==> flow/design.v <==
`timescale 1ns / 1ps
module main(
	input clk,
	input rst,
	input echo,
	input canal_serial_receptor,
	output canal_serial_transmisor,
	output servo1,
	output servo2,
	output servo3,
	output servo4,
	output servo5,
	output [7:0] leds,
	output trig,
	output [7:0] seg,
	output [3:0] an
    );	
		wire [8:0] distancia;
		wire [13:0] decimal;
		wire [7:0] ang_servo_1;
		wire [7:0] ang_servo_2;
		wire [7:0] ang_servo_3;
		wire [7:0] ang_servo_4;
		wire [7:0] ang_servo_5;
		assign leds = decimal[7:0];
		servo_pwm servo_pwm1 (
			.pos(ang_servo_1),  
			.clk(clk),
			.rst(rst),
			.servo_pulse(servo1)
		);
		servo_pwm servo_pwm2(
			.pos(ang_servo_2),  
			.clk(clk),
			.rst(rst),
			.servo_pulse(servo2)
		);
		servo_pwm servo_pwm3 (
			.pos(ang_servo_3),  
			.clk(clk),
			.rst(rst),
			.servo_pulse(servo3)
		);
		servo_pwm servo_pwm4 (
			.pos(ang_servo_4),  
			.clk(clk),
			.rst(rst),
			.servo_pulse(servo4)
		);
		servo_pwm servo_pwm5 (
			.pos(ang_servo_5),  
			.clk(clk),
			.rst(rst),
			.servo_pulse(servo5)
		);
		controlador_sensor_distancia controlador_sensor_distancia(
			.echo(echo),
			.clk(clk),
			.rst(rst),
			.distancia(distancia),
			.trig(trig)
		);
		controlador_etapa controlador_etapa(
			.distancia(distancia),
			.clk(clk),
			.rst(rst),
			.canal_serial_receptor(canal_serial_receptor),
			.decimal(decimal),
			.canal_serial_transmisor(canal_serial_transmisor),
			.ang_servo_1(ang_servo_1),
			.ang_servo_2(ang_servo_2),
			.ang_servo_3(ang_servo_3),
			.ang_servo_4(ang_servo_4),
			.ang_servo_5(ang_servo_5)
		);
		SevenSeg SevenSeg(
			.clk(clk),
			.rst(rst),
			.decimal({5'b00000, distancia}),
			.an(an),
			.seg(seg)
			);
endmodule
`timescale 1ns / 1ps
module servo_pwm(
  input [7:0] pos,
  input clk,  
  input rst,
  output reg servo_pulse
    );
  parameter ClkDiv = 195;     
  parameter init = 12'b000010001100;  
  reg [7:0] ClkCount;  
  reg ClkTick;
  reg [12:0] PulseCount;
  reg [11:0] count;
  always @(posedge clk) begin
	if (rst) ClkTick <= 0;
	else ClkTick <= (ClkCount==ClkDiv-2);
  end
  always @(posedge clk) begin
	if (rst) ClkCount <= 0;
	else if(ClkTick) ClkCount <= 0; else ClkCount <= ClkCount + 1;
  end
  always @(posedge clk) begin
	if (rst) PulseCount <= 0;
	else if(ClkTick) begin
		PulseCount <= PulseCount + 1;
		if (PulseCount == 5128) begin  
			PulseCount <= 0;
		end
	end
  end
  always @(*) count = init +  {4'b0000, pos} +  {4'b0000, pos} ;
  always @(posedge clk) begin
	if (rst) servo_pulse <= 0;
	else servo_pulse <= (PulseCount < count);
  end
endmodule
`timescale 1ns / 1ps
module controlador_sensor_distancia(
		input echo,
		input clk,
		input rst,
		output reg trig,
		output reg [18:0] distancia,
		output reg timeout,
		output reg [2:0] state,
		output [13:0] decimal
    );
	 parameter ENVIANDO_PULSO = 0, RECIBIENDO_PULSO = 1, ESPERANDO_PULSO = 2, EN_ESPERA = 3, DELAY= 4;
	 parameter tiempo10us = 500, TIMEOUT = 20000, TIEMPO_DELAY = 20000;
	 reg [35:0] contador_10us;
	 reg [35:0] contador_echo;
	 reg [35:0] contador_en_espera;
	 reg [18:0] distancia_temporal;
	 reg [30:0] contador_timeout;
	 reg [30:0] cont_delay;
	 reg [31:0] distancias_anteriores[4:0];
	 always @(posedge clk) begin : seq
		reg [18:0] distancia_v;
		reg  trig_v;
		distancia_v = distancia;
		trig_v = trig;
		if (rst) begin
			state = ENVIANDO_PULSO;
			contador_10us = 0;
			contador_echo = 0;
			contador_en_espera = 0;
			trig_v = 0;
			contador_timeout = 0;
			timeout = 0;
			distancia_v = 0;
			distancia_temporal = 0;
			cont_delay = 0;
			distancias_anteriores[0] = 0;
			distancias_anteriores[1] = 0;
			distancias_anteriores[2] = 0;
			distancias_anteriores[3] = 0;
			distancias_anteriores[4] = 0;
		end else if (state == ENVIANDO_PULSO) begin
			trig_v = 1;
			contador_10us = contador_10us + 1;
			if (contador_10us >= tiempo10us) begin
				trig_v = 0;
				contador_10us = 0;
				contador_timeout = 0;
				state = ESPERANDO_PULSO;
			end
		end else if (state == ESPERANDO_PULSO) begin
			contador_timeout = contador_timeout + 1;
			if (echo) begin
				state = RECIBIENDO_PULSO;
				contador_echo = 0;
			end else if (contador_timeout >= TIMEOUT) begin
				state = ENVIANDO_PULSO;
			end 
		end else if (state == RECIBIENDO_PULSO) begin
			contador_echo = contador_echo + 1;
			if (!echo) begin
				state = EN_ESPERA;
				contador_en_espera = 0;
			end
		end else if (state == EN_ESPERA) begin
			if(contador_en_espera < contador_echo) begin
				contador_en_espera = contador_en_espera + 2900;  
				distancia_temporal = distancia_temporal + 1;
			end
			else if (distancia_temporal < 35 && distancia_temporal >4) begin
				distancias_anteriores[0] = distancias_anteriores[1];
				distancias_anteriores[1] = distancias_anteriores[2];
				distancias_anteriores[2] = distancias_anteriores[3];
				distancias_anteriores[3] = distancias_anteriores[4];
				distancias_anteriores[4] = distancia_temporal - 1;
				if (distancias_anteriores[0] == distancias_anteriores[1] && 
					distancias_anteriores[1] == distancias_anteriores[2] && 
					distancias_anteriores[2] == distancias_anteriores[3] && 
					distancias_anteriores[3] == distancias_anteriores[4]) begin
					distancia_v = distancias_anteriores[4];
				end		
				distancia_temporal = 0;
				contador_echo = 0;
				contador_en_espera = 0;
				state = DELAY;
			end else begin
				distancia_temporal = 0;
				contador_echo = 0;
				contador_en_espera = 0;
				state = DELAY;
			end
		end
		else if (state == DELAY) begin
			if (cont_delay == TIEMPO_DELAY) begin
				state = ENVIANDO_PULSO;
				cont_delay = 0;
			end else cont_delay = cont_delay + 1;
		end
			distancia <= distancia_v;
		trig <= trig_v;
	end
	assign decimal = distancia;
endmodule
`timescale 1ns / 1ps
module controlador_etapa(
		input [8:0] distancia,  
		input clk,
		input rst,
		input canal_serial_receptor,
		output [13:0] decimal,
		output canal_serial_transmisor,
		output [7:0] ang_servo_1,
		output [7:0] ang_servo_2,
		output [7:0] ang_servo_3,
		output [7:0] ang_servo_4,
		output [7:0] ang_servo_5
    );
	 wire [7:0] recepcion_ang_2, recepcion_ang_3, recepcion_ang_4;
	 wire [8:0] distancia_para_mapear;
	 wire [7:0] distancia_mapeada;
	 assign distancia_para_mapear = (distancia >= 5) ?  distancia - 5: 0;
	 parameter x5cm = 0, z5cm = 110, x0cm = 0, z0cm = 0, y0cm = 0;
	 parameter xpunto = 127;
	 wire [7:0] ypunto;
	 parameter tiempo_espera = 1000;
	 parameter limite_distancia_superior = 14;
	 parameter limite_distancia_inferior = 4;
	 parameter BUSCANDO_SUBIENDO = 0, BUSCANDO_BAJANDO = 1, PESCANDO_OBJETO = 2, LEVANTANDO_OBJETO = 3,DEJANDO_OBJETO = 4, IDLE = 5;
	 reg [7:0] x, y, z;
	 reg [25:0] cont_x, cont_y;
	 reg [7:0] cont_angulo_y;
	 reg [25:0] cont_divider;
	 assign ang_servo_1 = cont_angulo_y;
	 assign ang_servo_2 = recepcion_ang_2;
	 assign ang_servo_3 = recepcion_ang_3;
	 assign ang_servo_4 = recepcion_ang_4;
	 assign ang_servo_5 = 128;
	 assign ypunto = cont_angulo_y > 128 ? 64 : 192;
	 wire tick_transmisor;
	 wire tick_receptor;
	 wire clk_div_transmisor;
	 wire clk_div_receptor;
	 reg [3:0] state;
	 assign decimal = state;
	 receptor_serial receptor_serial(
			.clk(clk),
			.rst(rst),
			.en(tick_receptor),
			.canal_serial(canal_serial_receptor),
			.angulo_servo_2(recepcion_ang_2),
			.angulo_servo_3(recepcion_ang_3),
			.angulo_servo_4(recepcion_ang_4)
		);
	transmisor_serial transmisor_serial(
		 .clk(clk),
		 .rst(rst),
		 .en(tick_transmisor),
		 .x(x),
		 .y(y),
		 .z(z),
		.canal_serial(canal_serial_transmisor)
    );
		clockDivider clockDivider_transmisor(
			.clock(clk),
			.rst(rst),
			.constante(16'd1000),
			.clk(clk_div_transmisor),
			.tick(tick_transmisor)
		);
		clockDivider clockDivider_receptor(
			.clock(clk),
			.rst(rst),
			.constante(16'd50),
			.clk(clk_div_receptor),
			.tick(tick_receptor)
		);
		ROM_mapeo_distancia ROM_mapeo_distancia(
			.distancia(distancia_para_mapear),
			.distancia_mapeada(distancia_mapeada)
		);
	 always @(posedge clk) begin : seq
		reg [7:0] x_v;
		reg [7:0] y_v;
		reg [7:0] z_v;
		reg [7:0] cont_angulo_y_v;
		reg [3:0] state_v;
		x_v = x;
		y_v = y;
		z_v = z;
		cont_angulo_y_v = cont_angulo_y;
		state_v = state;
		if (rst) begin
			x_v = 0;
			y_v = 0;
			z_v = 90;
			state_v = BUSCANDO_SUBIENDO;
			cont_divider = 0;
			cont_angulo_y_v = 0;
			cont_x = 0;
			cont_y = 0;
		end else
		case(state_v)
			BUSCANDO_SUBIENDO: begin
				cont_divider = cont_divider + 1;
				if (distancia <= limite_distancia_superior && distancia >= limite_distancia_inferior) begin
					state_v = PESCANDO_OBJETO;
					x_v = distancia_mapeada;
				end
				else if (cont_divider == tiempo_espera) begin
					cont_divider = 0;
					cont_angulo_y_v = cont_angulo_y_v + 1;
					if (cont_angulo_y_v == 255) state_v = BUSCANDO_BAJANDO;
				end
			end
			BUSCANDO_BAJANDO: begin
				cont_divider = cont_divider + 1;
				if (distancia <= limite_distancia_superior && distancia >= limite_distancia_inferior) begin
					state_v = PESCANDO_OBJETO;
					x_v = distancia_mapeada;
				end
				else if (cont_divider == tiempo_espera) begin
					cont_divider = 0;
					cont_angulo_y_v = cont_angulo_y_v - 1;
					if (cont_angulo_y_v == 0) state_v = BUSCANDO_SUBIENDO;
				end
			end
			PESCANDO_OBJETO: begin
				if (cont_x == tiempo_espera) begin
					cont_x = 0;
					if (x_v == distancia_mapeada) begin
						if (z_v == z0cm) begin
							state_v = LEVANTANDO_OBJETO;
						end else z_v = z_v - 1;
					end else x_v = x_v + 1;
				end else cont_x = cont_x + 1;
			end
			LEVANTANDO_OBJETO: begin
				if (cont_x == tiempo_espera) begin
					cont_x = 0;
					if (z_v == z5cm) begin
						if (x_v == x5cm) begin
							state_v = DEJANDO_OBJETO;
						end else x_v = x_v - 1;
					end else z_v = z_v + 1;
				end else cont_x = cont_x + 1;
			end
			DEJANDO_OBJETO: begin
				if (cont_x == tiempo_espera) begin
					if (x_v == xpunto) begin
						state_v = IDLE;
					end else if (x_v < xpunto) x_v = x_v + 1;
					else x_v = x_v -1;
				end else cont_x = cont_x + 1;
			end
			IDLE: begin
				if (cont_x == tiempo_espera) begin
					cont_x = 0;
					if (z_v == z5cm) begin
						if (x_v == x5cm) begin
							z_v = 90;
							state_v = BUSCANDO_SUBIENDO;
						end else x_v = x_v - 1;
					end else z_v = z_v + 1;
				end else cont_x = cont_x + 1;
			end
		endcase
		x <= x_v;
		y <= y_v;
		z <= z_v;
		cont_angulo_y <= cont_angulo_y_v;
		state <= state_v;
	end
endmodule
`timescale 1ns / 1ps
module receptor_serial(
		input clk,
		input rst,
		input en,
		input canal_serial,
		output reg [7:0] angulo_servo_1,
		output reg [7:0] angulo_servo_2,
		output reg [7:0] angulo_servo_3,
		output reg [7:0] angulo_servo_4,
		output reg [2:0] state
    );
	 reg [5:0] cont_data;
	 reg [6:0] cont_nivelacion;
	 reg [5:0] cont_50;
	 reg [1:0] cont_servo;
	 reg [31:0] data;
	 reg listo;
	 parameter STAND_BY = 3'b000, LEVELING_CLOCK = 3'b011, RECEIVING = 3'b001, HOLA = 3'b010;
	 parameter ciclo = 10;
	 parameter nivelacion = 14;
	 parameter num_datos = 8;
	 always @(posedge clk) begin : seq
		reg [7:0] angulo_servo_1_v;
		reg [7:0] angulo_servo_2_v;
		reg [7:0] angulo_servo_3_v;
		reg [7:0] angulo_servo_4_v;
		angulo_servo_1_v = angulo_servo_1;
		angulo_servo_2_v = angulo_servo_2;
		angulo_servo_3_v = angulo_servo_3;
		angulo_servo_4_v = angulo_servo_4;
	  if (rst) begin
		state = STAND_BY;
		cont_data = 0;
		cont_nivelacion = 1;
		cont_50 =ciclo;
		listo = 0;
		cont_servo =0;
		data = 0;
		angulo_servo_1_v = 0;
		angulo_servo_2_v = 0;
		angulo_servo_3_v = 0;
		angulo_servo_4_v = 0;
	  end else if (en) begin
		 if (listo) begin
			case(cont_servo)
				1: angulo_servo_1_v = data[7:0];
				2: angulo_servo_2_v = data[7:0];
				3: angulo_servo_3_v = data[7:0];
				0: angulo_servo_4_v = data[7:0];
			endcase
		 end
		 case(state)
			STAND_BY: begin
				if (!canal_serial) state = LEVELING_CLOCK;
			end
			LEVELING_CLOCK: begin
				if (cont_nivelacion == nivelacion) begin
					state = RECEIVING;
					cont_nivelacion = 1;
					cont_50 = ciclo;
				end else cont_nivelacion = cont_nivelacion + 1;
			end	
			RECEIVING: begin
				if (cont_50 == ciclo) begin
					cont_50 = 1;
					if (cont_data == num_datos) begin
						cont_servo = cont_servo + 1;
						state = STAND_BY;
						listo = 1;
						cont_data = 0;
					end else if (cont_data < num_datos) begin
						listo = 0;
						data[cont_data] = canal_serial;
						cont_data = cont_data + 1;
					end  
				end else cont_50 = cont_50 + 1;
			end
			HOLA: begin
				state = STAND_BY;
			end
		 endcase
	  end
		angulo_servo_1 <= angulo_servo_1_v;
		angulo_servo_2 <= angulo_servo_2_v;
		angulo_servo_3 <= angulo_servo_3_v;
		angulo_servo_4 <= angulo_servo_4_v;
	end
endmodule
`timescale 1ns / 1ps
module transmisor_serial(
		input clk,
		input rst,
		input en,  
		input [7:0] x,
		input [7:0] y,
		input [7:0] z,
		output reg canal_serial,
		output [13:0] decimal
    );
	 reg [5:0] cont_data;
	 reg [18:0] cont_delay;
	 reg state;
	 wire [29:0] data;
	 assign data = {1'b1,z,1'b0,1'b1,y,1'b0,1'b1,x,1'b0};
	 parameter IDLE = 1'b0, TR = 1'b1;
	 parameter DELAY_IDLE = 30;
	 always @(posedge clk) begin
		if (rst) begin
			state = TR;
			cont_data = 0;
			cont_delay = 0;
			canal_serial = 0;
		end else if (en) begin
		case(state)
			TR: begin
				canal_serial = data[cont_data];
				cont_data = cont_data + 1;
				if (cont_data ==30) begin
					cont_data = 0;
					state = IDLE;
				end
			end
			IDLE: begin
				canal_serial = 1;
				cont_delay = cont_delay + 1;
				if (cont_delay == DELAY_IDLE) begin  
					state = TR;
					cont_delay = 0;
				end
			end
		endcase
		end
	 end
	 assign decimal = cont_data;
endmodule
`timescale 1ns / 1ps
module clockDivider(
    input clock,
    input rst,
	 input [15:0] constante,
    output reg clk,
    output tick
    );
	reg [25:0] count;
	assign tick = (count == constante) && !clk;
	always @(posedge(clock)) begin
		if (rst) begin
			count <= 0;
			clk <= 0;
		end
		else if (count == constante) begin
			count <= 0;
			clk <= ~clk;
		end
		else begin
			count <= count + 1;
		end
	end
endmodule
`timescale 1ns / 1ps
`default_nettype none
module ROM_mapeo_distancia(distancia, distancia_mapeada);
input [8:0] distancia;
output reg [7:0] distancia_mapeada;
always @(*)
begin
	case (distancia)
		9'd0: distancia_mapeada = 0;
		9'd1: distancia_mapeada = 26;
		9'd2: distancia_mapeada = 51;
		9'd3: distancia_mapeada = 77;
		9'd4: distancia_mapeada = 102;
		9'd5: distancia_mapeada = 128;
		9'd6: distancia_mapeada = 153;
		9'd7: distancia_mapeada = 179;
		9'd8: distancia_mapeada = 204;
		9'd9: distancia_mapeada = 230;
		default: distancia_mapeada = 255;
	endcase
end
endmodule
`default_nettype wire
module SevenSeg(
		input clk,
		input rst,
		input [13:0] decimal,
		output [3:0] an,
		output [7:0] seg
    );
	 wire [15:0] bcd_out;
	 bcd decToBCD (
		.decimal(decimal),
		.bcd_out(bcd_out)
	 );
	 seven_seg BCDTo7Seg(
		.clk(clk),
		.rst(rst),
		.bcd_in(bcd_out),
		.seg(seg),
		.an(an)
	 );
endmodule
module bcd(
  decimal,
  bcd_out
);
  input 	 [13:0] decimal;
  output reg [15:0] bcd_out;
  reg [29:0] memreg;
  integer index;
  always @ (decimal) begin
    memreg [29:14] = 0;
    memreg [13:0] = decimal;
    for(index=0; index < 14; index = index+1)
      begin
        if(memreg[29:26] > 4) begin
          memreg[29:26] = memreg[29:26] + 3;
        end
        if(memreg[25:22] > 4) begin
          memreg[25:22] = memreg[25:22] + 3;
        end
        if(memreg[21:18] > 4) begin
          memreg[21:18] = memreg[21:18] + 3;
        end
        if(memreg[17:14] > 4) begin
          memreg[17:14] = memreg[17:14] + 3;
        end
        memreg = memreg << 1;
      end
    bcd_out = memreg[29:14];
  end
endmodule
module seven_seg(
	  clk,
	  rst,
	  bcd_in,
	  seg,
	  an
	);
  input 	[15:0]	bcd_in;
  input clk;
  input rst;
  output reg [7:0] seg;
  output [3:0] an;
	reg [15:0] disp_ctr;
	reg [6:0] sseg;
	reg [3:0] an_temp;
  	always @ (posedge(clk))
	begin
	  if (rst) begin
		disp_ctr = 0;
		an_temp = 4'b1111;
		sseg = 0;
		seg = 8'b11111111;
	  end else begin
		disp_ctr = disp_ctr + 1;
		if (disp_ctr >= 49999) begin
			an_temp = 4'b1110;
			sseg = bcd_in[3:0];
		end else if (disp_ctr <= 12499) begin
			an_temp = 4'b1101;
			sseg = bcd_in[7:4];
		end else if (disp_ctr <= 24999) begin
			an_temp = 4'b1011;
			sseg = bcd_in[11:8];
		end else if (disp_ctr <= 37499) begin
			an_temp = 4'b0111;
			sseg = bcd_in[15:12];
		end
		begin
		case(sseg)
			0:		seg = 8'b11000000;
			1:		seg = 8'b11111001;
			2:		seg = 8'b10100100;
			3:		seg = 8'b10110000;
			4:		seg = 8'b10011001;
			5:		seg = 8'b10010010;
			6:		seg = 8'b10000010;
			7:		seg = 8'b11111000;
			8:		seg = 8'b10000000;
			9:		seg = 8'b10011000;
			default:	seg = 8'b11111111;
		  endcase
		end
	  end
	end
	assign an = an_temp;
endmodule
### Step by step through the tools: main

What the tools print for main, step after step.
Line numbers count from 1 in the design file above.
Operators: Yosys type, input widths -> output width; for muxes data width and select width s.
Cell names lack the library's common part.
Not given: n/a

* top: main
* clock port: clk
* cell library: sky130hd
* corner: tt_025C_1v80

### Word level

Counts by Yosys on the flattened word-level netlist (proc, flatten, opt, wreduce). Print and check cells are left out.
Yosys's memory passes give these memory sizes; they may raise the number of words (mostly to a power of two), join words into wider ones and drop unused or constant bits.

* bits in registers: 674
* memory bits (read-only): 240
* word width x clocked read ports: 7
* memory cells: 2
* bits of input ports: 4
* output and inout bits: 27
* elaborated cells: 498

Memory list
* (name not given): depth 16, bits a word 8, read ports 1, wr ports 0, RTL line 560 `case (distancia)`
* (name not given): depth 16, bits a word 7, read ports 1, wr ports 0, RTL line 664 `case(sseg)`

* add/sub/neg operators: 70
* $lt $le $gt $ge: 45
* equality and inequality tests: 83
* shift-type cells: 3
* muxes and demuxes: 140
* bitwise operators: 16
* reductions and logical operators: 75

Operator list (number)
* $mux 36: 10
* $mux 8: 25
* $mux 4: 37
* $eq 32x32->1: 4
* $mux 31: 4
* $add 26x1->26 const B: 4
* $mux 26: 4
* $gt 4x3->1 const B: 22
* $eq 26x10->1 const B: 3
* $add 36x1->36 const B: 2
* $add 4x2->4 const B: 18
* $mux 3: 23
* $add 13x1->13 const B: 5
* $eq 13x13->1 const B: 5
* $mux 13: 5
* $add 8x1->8 const B: 8
* $add 31x1->31 const B: 2
* $mux 19: 3
* $lt 13x12->1: 4
* $pmux 26 s2: 1
* $add 12x8->12: 4
* $eq 8x8->1 const B: 6
* $mux 7: 6
* $add 19x1->19 const B: 2
* $add 36x12->36 const B: 1
* $lt 36x36->1: 1
* $ge 36x9->1 const B: 1
* $add 8x8->9 const A: 4

Other operator kinds: 90; their cells: 218.

### Longest topological paths

Yosys ltp: most cells in a row. Word level: on the elaborated netlist, between registers, memories and ports. Mapped: between sequential cells and ports; inverters and the memories' decode and read muxes count.

* depth in word-level cells: 24
* ABC_AREA: 0
* gate-level depth with buffers: 28
* depth with buffers taken out: 26

### Mapped cells and area

Yosys stat after the flow's synthesis: flattened, memories mapped to cells. It holds for the ABC_AREA given above (unset counts as 0); a run with the other value may have another netlist.

Cells by type
* dfxtp_1: number 648, total area 1.3E+04 um^2
* nor2_1: number 690, total area 2.59E+03 um^2
* ha_1: number 182, total area 2.28E+03 um^2
* xnor2_1: number 234, total area 2.05E+03 um^2
* xor2_1: number 187, total area 1.64E+03 um^2
* nand2_1: number 365, total area 1.37E+03 um^2
* mux2i_1: number 118, total area 1.18E+03 um^2
* a21oi_1: number 234, total area 1.17E+03 um^2
* o21ai_0: number 210, total area 1.05E+03 um^2
* nand3_1: number 189, total area 945.907 um^2
* and3_1: number 122, total area 763.232 um^2
* nor3_1: number 142, total area 710.682 um^2
* nand4_1: number 105, total area 656.88 um^2
* clkbuf_1: number 172, total area 645.619 um^2
* inv_1: number 166, total area 623.098 um^2
* nor4_1: number 73, total area 456.688 um^2
* and2_1: number 71, total area 444.176 um^2
* or3_1: number 58, total area 362.848 um^2

Not listed: further types 93, cells in them 681.

* standard cells after synthesis: 4647
* mapped area: 37323.3 um^2
* sequential part of the area: 12972.4 um^2
* flip-flops: 648
* buffer cells: 217

By module: a second synthesis without flattening, with its own total; a netlist apart from the flattened one above.

* cells (unflattened synthesis): 5035
* area (unflattened synthesis): 41339.6 um^2

Rows give one instance, submodules left out.

Modules
* controlador_sensor_distancia: times used 1, cells 1834, area 15175.8 um^2, seq. area 5805.6 um^2
* servo_pwm: times used 5, cells 147, area 1315.0 um^2, seq. area 460.4 um^2
* controlador_etapa: times used 1, cells 772, area 5795.6 um^2, seq. area 1581.5 um^2
* bcd: times used 1, cells 499, area 3473.3 um^2, seq. area 0.0 um^2
* receptor_serial: times used 1, cells 336, area 3050.4 um^2, seq. area 1281.2 um^2
* clockDivider: times used 2, cells 155, area 1357.6 um^2, seq. area 540.5 um^2
* seven_seg: times used 1, cells 289, area 2382.3 um^2, seq. area 680.7 um^2
* transmisor_serial: times used 1, cells 225, area 1945.6 um^2, seq. area 540.5 um^2
* ROM_mapeo_distancia: times used 1, cells 34, area 222.7 um^2, seq. area 0.0 um^2
* main: times used 1, cells 1, area 3.8 um^2, seq. area 0.0 um^2
* SevenSeg: times used 1, cells 0, area 0.0 um^2, seq. area 0.0 um^2

### Worst setup path after synthesis

OpenSTA on the mapped netlist: ideal clock, no wires. The path of least setup slack (recovery checks aside). Input and output delay are each 20% of the period. Register names are those of the netlist, which keeps one name where synthesis merged equal registers.

* path type: register to register
* start: reg controlador_sensor_distancia.distancia[6]
* end: reg SevenSeg.BCDTo7Seg.seg[3]
* period: 10000 ps
* library setup time: 114 ps
* launch time at the first pin: 0 ps
* data arrival time: 5202 ps
* required time: 9886 ps
* slack: 4684 ps
* delay of the path: 5316 ps
* driving pins on the path: 28
* path buffers: 2
* period reached after synthesis: 5316 ps

"delay of the path" is the arrival time less input delay plus setup time.
"driving pins on the path": output pins that drive a net of the path, with the launching flip-flop's if there is one; two outputs of one cell count as two.
"period reached after synthesis" = period - worst setup slack (recovery checks aside). The figure is calculated, with input and output delays left at 20% of the set period.
The rows between start and end are the longest chain of elaborated cells between them; the timing report does not say that the signal goes this way. Where chains are equally long, one stands for them.
Each line given opens the expression or statement behind the cell; cells for indexed reads and writes are added by Yosys, which also makes memories of some case tables.
At most two assigning lines are given for a register; there are more.

* cell sequence: dfxtp_1 > inv_1 > ha_1 > inv_1 > ha_1 > or2_1 > buf_2 > a311oi_2 > nor3_4 > buf_6 > nand3_2 > a32oi_1 > nor2_1 > ha_1 > inv_1 > o21ai_0 > a211oi_1 > nor4b_4 > a32oi_2 > mux2i_2 > o21ai_0 > xnor2_1 > o2111a_1 > nor2_1 > inv_1 > ha_1 > or3_1 > a21bo_1
* length of the longest elaborated chain: 17
* elaborated cells on any way between the ends: 59
* RTL lines with such cells: 13
* classes of those cells: add/sub (18); compare (18); mux (23)

Ends and longest elaborated chain, post-synthesis
* start: declaration: RTL line 126 `output reg [18:0] distancia,`
* start: assignment: RTL line 218 `distancia <= distancia_v;`
* $add 4x2->4: RTL line 619 `memreg[17:14] = memreg[17:14] + 3;`
* $mux 4: RTL line 618 `if(memreg[17:14] > 4) begin`
* $gt 4x3->1: RTL line 618
* $mux 4: RTL line 618
* $gt 4x3->1: RTL line 618
* $mux 4: RTL line 618
* $add 4x2->4: RTL line 619
* [3 not listed]
* $add 4x2->4: RTL line 613 `memreg[25:22] = memreg[25:22] + 3;`
* $mux 4: RTL line 612 `if(memreg[25:22] > 4) begin`
* $mux 7: RTL line 659 `end else if (disp_ctr <= 37499) begin`
* $mux 7: RTL line 656 `end else if (disp_ctr <= 24999) begin`
* $mux 7: RTL line 653 `end else if (disp_ctr <= 12499) begin`
* $mux 7: RTL line 650 `if (disp_ctr >= 49999) begin`
* $mux 7: RTL line 643 `if (rst) begin`
* end: assignment: RTL line 665 `0: seg = 8'b11000000;`
* end: assignment: RTL line 666 `1: seg = 8'b11111001;`
* end: declaration: RTL line 636 `output reg [7:0] seg;`

### Worst path after layout

Path of least setup slack in the final report of stored run 1 (OpenROAD, finished layout, wires in). Where an end is a register, its clock arrival counts in the times.
The path's times are printed in steps of 10 ps; the period is the one set.

* path type: register to register
* start: reg controlador_sensor_distancia.distancia[6]
* end: reg SevenSeg.BCDTo7Seg.seg[3]
* period: 6800 ps
* library setup time: 110 ps
* launch time at the first pin: 590 ps
* data arrival time: 5380 ps
* required time: 7290 ps
* slack: 1910 ps
* driving pins on the path: 22
* path buffers: 0

The rows between start and end are the longest chain of elaborated cells between them; the timing report does not say that the signal goes this way. Where chains are equally long, one stands for them.
At most two assigning lines are given for a register; there are more.

* cell sequence: dfxtp_4 > inv_4 > ha_4 > ha_4 > or3b_2 > a21oi_1 > a21oi_1 > o221a_2 > nand2_1 > inv_1 > ha_1 > inv_1 > ha_2 > mux2i_1 > nor2_1 > a211o_1 > a221oi_1 > a211o_1 > inv_2 > ha_4 > or3_4 > a21bo_1
* length of the longest elaborated chain: 17
* elaborated cells on any way between the ends: 59
* RTL lines with such cells: 13
* classes of those cells: add/sub (18); compare (18); mux (23)

Ends and longest elaborated chain, post-layout
* start: declaration: RTL line 126 `output reg [18:0] distancia,`
* start: assignment: RTL line 218 `distancia <= distancia_v;`
* $add 4x2->4: RTL line 619 `memreg[17:14] = memreg[17:14] + 3;`
* $mux 4: RTL line 618 `if(memreg[17:14] > 4) begin`
* $gt 4x3->1: RTL line 618
* $mux 4: RTL line 618
* $gt 4x3->1: RTL line 618
* $mux 4: RTL line 618
* $add 4x2->4: RTL line 619
* [3 not listed]
* $add 4x2->4: RTL line 613 `memreg[25:22] = memreg[25:22] + 3;`
* $mux 4: RTL line 612 `if(memreg[25:22] > 4) begin`
* $mux 7: RTL line 659 `end else if (disp_ctr <= 37499) begin`
* $mux 7: RTL line 656 `end else if (disp_ctr <= 24999) begin`
* $mux 7: RTL line 653 `end else if (disp_ctr <= 12499) begin`
* $mux 7: RTL line 650 `if (disp_ctr >= 49999) begin`
* $mux 7: RTL line 643 `if (rst) begin`
* end: assignment: RTL line 665 `0: seg = 8'b11000000;`
* end: assignment: RTL line 666 `1: seg = 8'b11111001;`
* end: declaration: RTL line 636 `output reg [7:0] seg;`

Record of 3 stored runs of the RTL-to-layout flow on main, platform sky130hd. The runs are unordered. Constraints: input delay and output delay 20% of the set period each, output load 0.01 pF.
"period reached" = clock period - worst setup slack. The figure is calculated, with input and output delays left at 20% of the set period.
By "time on the worst setup path" is meant the share of the clock period that the worst setup path is allowed (20% is reserved at inputs, 20% at outputs), minus its slack. Clock arrival times at its registers enter into it.
"total power after layout" rests on the timing tool's default activity at the inputs, not on a simulated workload.
"time on the worst setup path" is given in steps of 10 ps.

### Stored run 1

Settings: `CORE_UTILIZATION=71`, `GPL_TIMING_DRIVEN=1`, `MAX_ROUTING_LAYER=met5`, `PLACE_DENSITY_LB_ADDON=0.21`, `SETUP_SLACK_MARGIN=1.86`, `period_ns=6.8`, `CAP_MARGIN=20`, `CORE_MARGIN=2`, `SLEW_MARGIN=20`

- Total negative slack on setup checks: 0 ps
- Setup slack of the critical path: 1,910 ps
- Die outline area: 54,417.2 um^2
- Total power after layout: 7.882 mW
- Period reached: 4,890 ps
- Synthesis area: 37,323.3 um^2
- Standard-cell area after layout: 40,839.2 um^2
- Worst hold slack after layout: 458 ps
- Utilization of the finished layout: 78.2%
- Time on the worst setup path: 4,890 ps
- Kind of the worst setup path: register to register

### Stored run 2

Settings: `CELL_PAD_IN_SITES_DETAIL_PLACEMENT=2`, `CORE_MARGIN=6`, `MAX_ROUTING_LAYER=met4`, `MIN_ROUTING_LAYER=met1`, `PLACE_DENSITY=0.93`, `period_ns=10.0`, `CAP_MARGIN=20`, `CORE_UTILIZATION=40`, `SLEW_MARGIN=20`

Not finished: routing ended with error GRT-0116.

### Stored run 3

Settings: `CORE_UTILIZATION=30`, `period_ns=7.49`, `CAP_MARGIN=20`, `CORE_MARGIN=2`, `SLEW_MARGIN=20`

- Die outline area: 127,249.0 um^2
- Utilization of the finished layout: 33.7%
- Period reached: 6,799 ps
- Time on the worst setup path: 6,800 ps
- Kind of the worst setup path: register to register
- Setup slack of the critical path: 691 ps
- Standard-cell area after layout: 41,637.4 um^2
- Total negative slack on setup checks: 0 ps
- Worst hold slack after layout: 447 ps
- Synthesis area: 37,323.3 um^2
- Total power after layout: 7.666 mW
